==> flow/design.v <==
`timescale 1ns / 1ps
module CordicMachine(
	input clk,
	input [12:0] x_0,
	input [12:0] y_0,
	input [12:0] z_0,
	input [31:0] stage,
	output reg [12:0] x_N,
	output reg [12:0] y_N,
	output reg [12:0] z_N
);
	reg [12:0] arctan [12:0];
	initial begin
	arctan[0] = 13'b0101101000000;
	arctan[1] = 13'b0011010100100;
	arctan[2] = 13'b0001110000010;
	arctan[3] = 13'b0000111001000;
	arctan[4] = 13'b0000011100100;
	arctan[5] = 13'b0000001110010;
	arctan[6] = 13'b0000000111001;
	arctan[7] = 13'b0000000011100;
	arctan[8] = 13'b0000000001110;
	arctan[9] = 13'b0000000000111;
	arctan[10] = 13'b0000000000011;
	arctan[11] = 13'b0000000000001;
	arctan[12] = 13'b0000000000000;
	end
	wire signed [12:0] x_s = x_0;
	wire signed [12:0] y_s = y_0;
	wire [12:0] x_sh = x_s >>> stage;
	wire [12:0] y_sh = y_s >>> stage;
	always @(posedge clk) begin
		if (stage != 10) begin
			x_N <= z_0[12] ? x_0 + y_sh : x_0 - y_sh;
			y_N <= z_0[12] ? y_0 - x_sh : y_0 + x_sh;
			z_N <= z_0[12] ? z_0 + arctan[stage] : z_0 - arctan[stage];
		end
	end
endmodule
`timescale 1ns / 1ps
module Cordic(
	input clk, 
	input [12:0] x_0,
	input [12:0] y_0,
	input [12:0] z_0,
	output [12:0] x_N,
	output [12:0] y_N,
	output [12:0] z_N
);
	wire [12:0] x0, y0, z0;
	wire [12:0] x1, y1, z1;
	wire [12:0] x2, y2, z2;
	wire [12:0] x3, y3, z3;
	wire [12:0] x4, y4, z4;
	wire [12:0] x5, y5, z5;
	wire [12:0] x6, y6, z6;
	wire [12:0] x7, y7, z7;
	wire [12:0] x8, y8, z8;
	wire [12:0] x9, y9, z9;
	CordicMachine C1 (.clk(clk), .x_0(x_0), .y_0(y_0), .z_0(z_0), .stage(0), .x_N(x0), .y_N(y0), .z_N(z0));
	CordicMachine C2 (.clk(clk), .x_0(x0), .y_0(y0), .z_0(z0), .stage(1), .x_N(x1), .y_N(y1), .z_N(z1));
	CordicMachine C3 (.clk(clk), .x_0(x1), .y_0(y1), .z_0(z1), .stage(2), .x_N(x2), .y_N(y2), .z_N(z2));
	CordicMachine C4 (.clk(clk), .x_0(x2), .y_0(y2), .z_0(z2), .stage(3), .x_N(x3), .y_N(y3), .z_N(z3));
	CordicMachine C5 (.clk(clk), .x_0(x3), .y_0(y3), .z_0(z3), .stage(4), .x_N(x4), .y_N(y4), .z_N(z4));
	CordicMachine C6 (.clk(clk), .x_0(x4), .y_0(y4), .z_0(z4), .stage(5), .x_N(x5), .y_N(y5), .z_N(z5));
	CordicMachine C7 (.clk(clk), .x_0(x5), .y_0(y5), .z_0(z5), .stage(6), .x_N(x6), .y_N(y6), .z_N(z6));
	CordicMachine C8 (.clk(clk), .x_0(x6), .y_0(y6), .z_0(z6), .stage(7), .x_N(x7), .y_N(y7), .z_N(z7));
	CordicMachine C9 (.clk(clk), .x_0(x7), .y_0(y7), .z_0(z7), .stage(8), .x_N(x8), .y_N(y8), .z_N(z8));
	CordicMachine C10 (.clk(clk), .x_0(x8), .y_0(y8), .z_0(z8), .stage(9), .x_N(x9), .y_N(y9), .z_N(z9));
	assign x_N = x9;
	assign y_N = y9;
	assign z_N = z9;
endmodule
# [From RTL to reports: Cordic]
# What the tools print for Cordic, step after step.
# Lines are those of the file above, counted from 1.
# A cell with - has no value.
[setup] top="Cordic" clk_port="clk" lib="sky130hd" pvt_corner="tt_025C_1v80"

# [Word-level counts]
# Counts by Yosys on the flattened word-level netlist (proc, flatten, opt, wreduce; memories kept). Register bits leave out memories and registers merged into their read ports (data or address); mux counts leave out enables and synchronous resets folded into registers. Print and check cells are left out. Cells with the same type and inputs are merged into one.
# Memory sizes are those after Yosys's memory passes, which may raise the word count (mostly to a power of two), join words into wider ones and drop unused or constant bits.
[word_totals] regBits=390 mem_bits_ro=1560 memories=10 input_bits=40
[op_classes] n_addsub=59 muxes=30
[mem_list] name="C1.arctan" words=13 word_bits=12 rd=1 wr=0 line_no=12 text="reg [12:0] arctan [12:0];"
[mem_list] name="C10.arctan" words=13 word_bits=12 rd=1 wr=0 line_no=12
[mem_list] name="C2.arctan" words=13 word_bits=12 rd=1 wr=0 line_no=12
[mem_list] name="C3.arctan" words=13 word_bits=12 rd=1 wr=0 line_no=12
[mem_list] name="C4.arctan" words=13 word_bits=12 rd=1 wr=0 line_no=12
[mem_list] name="C5.arctan" words=13 word_bits=12 rd=1 wr=0 line_no=12
# Further memories, not shown: 4.
[ops] operator="subtractor 13 bit" n=30
[ops] operator="2-to-1 mux 13 bit" n=30
[ops] operator="adder 13 bit" n=29

# [Depth]
# Yosys ltp: most cells in a row. Word level: on the elaborated netlist, between registers, memories and ports. Mapped: between sequential cells and ports; inverters and the memories' decode and read muxes count.
[depth] depth_word=2 abc_area=1 ltp_mapped=19 depth_no_buf=19

# [After synthesis]
# Yosys stat after the flow's synthesis: flattened, memories mapped to cells. It holds for the ABC_AREA given above (unset counts as 0); a run with the other value may have another netlist.
# Totals and module areas in this step are rounded.
[mapped] mapped_cells=4007 area_um2=28800 seq_area_um2=7790 flip_flops=389
[by_type] cell="sky130_fd_sc_hd__dfxtp_1" n=389
[by_type] cell="sky130_fd_sc_hd__ha_1" n=376
[by_type] cell="sky130_fd_sc_hd__nand2_1" n=916
[by_type] cell="sky130_fd_sc_hd__xor2_1" n=268
[by_type] cell="sky130_fd_sc_hd__inv_1" n=543
[by_type] cell="sky130_fd_sc_hd__nand3_1" n=316
[by_type] cell="sky130_fd_sc_hd__a21oi_1" n=268
[by_type] cell="sky130_fd_sc_hd__nor2_1" n=305
[by_type] cell="sky130_fd_sc_hd__o21ai_0" n=189
[by_type] cell="sky130_fd_sc_hd__xnor2_1" n=87
[by_type] cell="sky130_fd_sc_hd__fa_1" n=31
[by_type] cell="sky130_fd_sc_hd__a31oi_1" n=51
[by_type] cell="sky130_fd_sc_hd__nand4_1" n=51
[by_type] cell="sky130_fd_sc_hd__nor3_1" n=38
[by_type] cell="sky130_fd_sc_hd__a21o_1" n=24
[by_type] cell="sky130_fd_sc_hd__o21bai_1" n=22
[by_type] cell="sky130_fd_sc_hd__o21ai_2" n=14
[by_type] cell="sky130_fd_sc_hd__buf_2" n=14
# Other cell types: 25; their cells: 105.

# [Worst setup path after synthesis]
# Path of least setup slack by OpenSTA after synthesis, without wires, with an ideal clock, recovery checks aside; 20% of the period is set as input and as output delay. Where synthesis merged equal registers, the netlist keeps one of their names.
[synth_timing] path_kind="reg-to-reg" start="register C1.x_N[1]" end="register C2.y_N[11]" period_ns=3.2 setup_ns=0.072 t_first_pin_ns=0.000 arrival_ns=2.130 t_required_ns=3.128 slack_ns=0.999 delay_ns=2.202 stages=15 path_buffers=0 synth_period_reached_ns=2.201
# "delay_ns" is the arrival time less input delay plus setup time.
# "stages" counts driving pins, that of a launching flip-flop among them; a cell with two outputs on the path counts twice.
# "synth_period_reached_ns" is the clock period less the worst setup slack; recovery checks do not enter. This is arithmetic on one report: input and output delays are still those of the set period (20% each).
# The rows between start and end are the longest chain of elaborated cells between them; the timing report does not say that the signal goes this way. Where chains are equally long, one stands for them.
# A line is the first line of the expression or statement that the cell stems from. Yosys adds cells for indexed reads and writes and turns some case tables into memories.
[synth_via] path_cell_list="sky130_fd_sc_hd__dfxtp_1 -> sky130_fd_sc_hd__inv_1 -> sky130_fd_sc_hd__ha_1 -> sky130_fd_sc_hd__nand3_1 -> sky130_fd_sc_hd__nor2_1 -> sky130_fd_sc_hd__nand2_1 -> sky130_fd_sc_hd__o21ai_0 -> sky130_fd_sc_hd__xnor2_1 -> sky130_fd_sc_hd__inv_1 -> sky130_fd_sc_hd__ha_1 -> sky130_fd_sc_hd__inv_1 -> sky130_fd_sc_hd__nor3_1 -> sky130_fd_sc_hd__nand4_1 -> sky130_fd_sc_hd__nand3_1 -> sky130_fd_sc_hd__xor2_1" elab_chain_len=2 cone_cells=3 cone_lines=1 classes_between="add/sub (2); mux (1)"
[synth_lines] item="start, declared" line_no=8 text="output reg [12:0] x_N,"
[synth_lines] item="start, assigned" line_no=34 text="x_N <= z_0[12] ? x_0 + y_sh : x_0 - y_sh;"
[synth_lines] item="adder 13 bit" line_no=35 text="y_N <= z_0[12] ? y_0 - x_sh : y_0 + x_sh;"
[synth_lines] item="2-to-1 mux 13 bit" line_no=35
[synth_lines] item="end, assigned" line_no=35
[synth_lines] item="end, declared" line_no=9 text="output reg [12:0] y_N,"

# [Timing after layout]
# Path of least setup slack in the final report of stored run 1 (OpenROAD, finished layout, wires in). Where an end is a register, its clock arrival counts in the times.
[layout_timing] path_kind="reg-to-reg" start="register C1.x_N[2]" end="register C2.y_N[12]" period_ns=2.5 setup_ns=0.11 t_first_pin_ns=0.64 arrival_ns=2.94 t_required_ns=3.02 slack_ns=0.08 stages=17 path_buffers=0
# The rows between start and end are the longest chain of elaborated cells between them; the timing report does not say that the signal goes this way. Where chains are equally long, one stands for them.
[layout_via] path_cell_list="sky130_fd_sc_hd__dfxtp_1 -> sky130_fd_sc_hd__inv_1 -> sky130_fd_sc_hd__ha_2 -> sky130_fd_sc_hd__nand3_2 -> sky130_fd_sc_hd__nor2_4 -> sky130_fd_sc_hd__nand2_1 -> sky130_fd_sc_hd__nand2_1 -> sky130_fd_sc_hd__xor2_1 -> sky130_fd_sc_hd__inv_1 -> sky130_fd_sc_hd__ha_2 -> sky130_fd_sc_hd__nand2_1 -> sky130_fd_sc_hd__nor2_1 -> sky130_fd_sc_hd__nand3_1 -> sky130_fd_sc_hd__nand3_1 -> sky130_fd_sc_hd__inv_1 -> sky130_fd_sc_hd__nand2_1 -> sky130_fd_sc_hd__nand2_1" elab_chain_len=2 cone_cells=3 cone_lines=1 classes_between="add/sub (2); mux (1)"
[layout_lines] item="start, declared" line_no=8 text="output reg [12:0] x_N,"
[layout_lines] item="start, assigned" line_no=34 text="x_N <= z_0[12] ? x_0 + y_sh : x_0 - y_sh;"
[layout_lines] item="adder 13 bit" line_no=35 text="y_N <= z_0[12] ? y_0 - x_sh : y_0 + x_sh;"
[layout_lines] item="2-to-1 mux 13 bit" line_no=35
[layout_lines] item="end, assigned" line_no=35
[layout_lines] item="end, declared" line_no=9 text="output reg [12:0] y_N,"

Subject: Cordic on sky130hd, stored results

Hello all,

Measured results for Cordic: 5 stored runs of the Yosys and OpenROAD flow on sky130hd. The settings differ; the order carries no meaning. The constraints put input and output delay at 20% of the set period each and load the outputs with 0.01 pF.
"achieved clock period": clock period set for the run, less the worst setup slack. It is reckoned from that one timing run; input and output delays stay at 20% of the period that was set.
"worst setup path time" = time allowed to the worst setup path (clock period - input delay - output delay, where it has them) - its slack; a late launch clock adds to it, a late capture clock takes from it.
Values from the reports are rounded here.
[stored run 1] settings: ABC_AREA=1, CAP_MARGIN=35, CORE_MARGIN=7, CORE_UTILIZATION=40, CTS_CLUSTER_DIAMETER=23, SETUP_SLACK_MARGIN=-0.09, SLEW_MARGIN=0, period_ns=2.5
[stored run 1] result: chip area after synthesis (Yosys) 28800 µm², die area 79700 µm², standard-cell area of the final layout 35700 µm², utilization 0.501, worst setup slack after layout 0.076 ns, total negative slack 0.000 ns, worst hold slack 0.310 ns, achieved clock period 2.424 ns, worst setup path time 2.42 ns, worst setup path kind reg-to-reg
[stored run 2] settings: CELL_PAD_IN_SITES_GLOBAL_PLACEMENT=2, CORE_ASPECT_RATIO=1.8, CORE_UTILIZATION=23, CTS_CLUSTER_DIAMETER=218, CTS_CLUSTER_SIZE=11, GPL_ROUTABILITY_DRIVEN=1, HOLD_SLACK_MARGIN=0.14, MAX_ROUTING_LAYER=met5, PLACE_DENSITY_LB_ADDON=0.07, TNS_END_PERCENT=5, period_ns=1.85, CAP_MARGIN=20, CORE_MARGIN=2, SLEW_MARGIN=20
[stored run 2] result: chip area after synthesis (Yosys) 25900 µm², die area 115000 µm², standard-cell area of the final layout 40400 µm², utilization 0.361, worst setup slack after layout -0.919 ns, total negative slack -95.2 ns, worst hold slack 0.220 ns, achieved clock period 2.769 ns, worst setup path time 2.77 ns, worst setup path kind reg-to-reg
[stored run 3] settings: CELL_PAD_IN_SITES_DETAIL_PLACEMENT=1, CORE_UTILIZATION=63, CTS_CLUSTER_SIZE=50, GPL_ROUTABILITY_DRIVEN=1, GPL_TIMING_DRIVEN=0, MIN_ROUTING_LAYER=met2, PLACE_DENSITY_LB_ADDON=0.06, SETUP_SLACK_MARGIN=-0.25, SLEW_MARGIN=35, period_ns=4.98, CAP_MARGIN=20, CORE_MARGIN=2
[stored run 3] result: did not finish, routing stopped with GRT-0116
[stored run 4] settings: CAP_MARGIN=25, CELL_PAD_IN_SITES_GLOBAL_PLACEMENT=1, CORE_ASPECT_RATIO=0.63, CORE_MARGIN=5, CORE_UTILIZATION=38, CTS_CLUSTER_DIAMETER=107, GPL_ROUTABILITY_DRIVEN=1, GPL_TIMING_DRIVEN=0, MIN_ROUTING_LAYER=met2, period_ns=3.2, SLEW_MARGIN=20
[stored run 4] result: chip area after synthesis (Yosys) 25900 µm², die area 73600 µm², standard-cell area of the final layout 29800 µm², utilization 0.445, worst setup slack after layout 0.061 ns, total negative slack 0.000 ns, worst hold slack 0.327 ns, achieved clock period 3.139 ns, worst setup path time 2.50 ns, worst setup path kind input-to-reg
[stored run 5] settings: CAP_MARGIN=25, CELL_PAD_IN_SITES_GLOBAL_PLACEMENT=1, CORE_MARGIN=5, CTS_CLUSTER_DIAMETER=107, period_ns=3.2, CORE_UTILIZATION=40, SLEW_MARGIN=20
[stored run 5] result: chip area after synthesis (Yosys) 25900 µm², die area 69900 µm², standard-cell area of the final layout 29900 µm², utilization 0.465, worst setup slack after layout 0.174 ns, total negative slack 0.000 ns, worst hold slack 0.306 ns, achieved clock period 3.026 ns, worst setup path time 3.03 ns, worst setup path kind reg-to-reg

Thanks
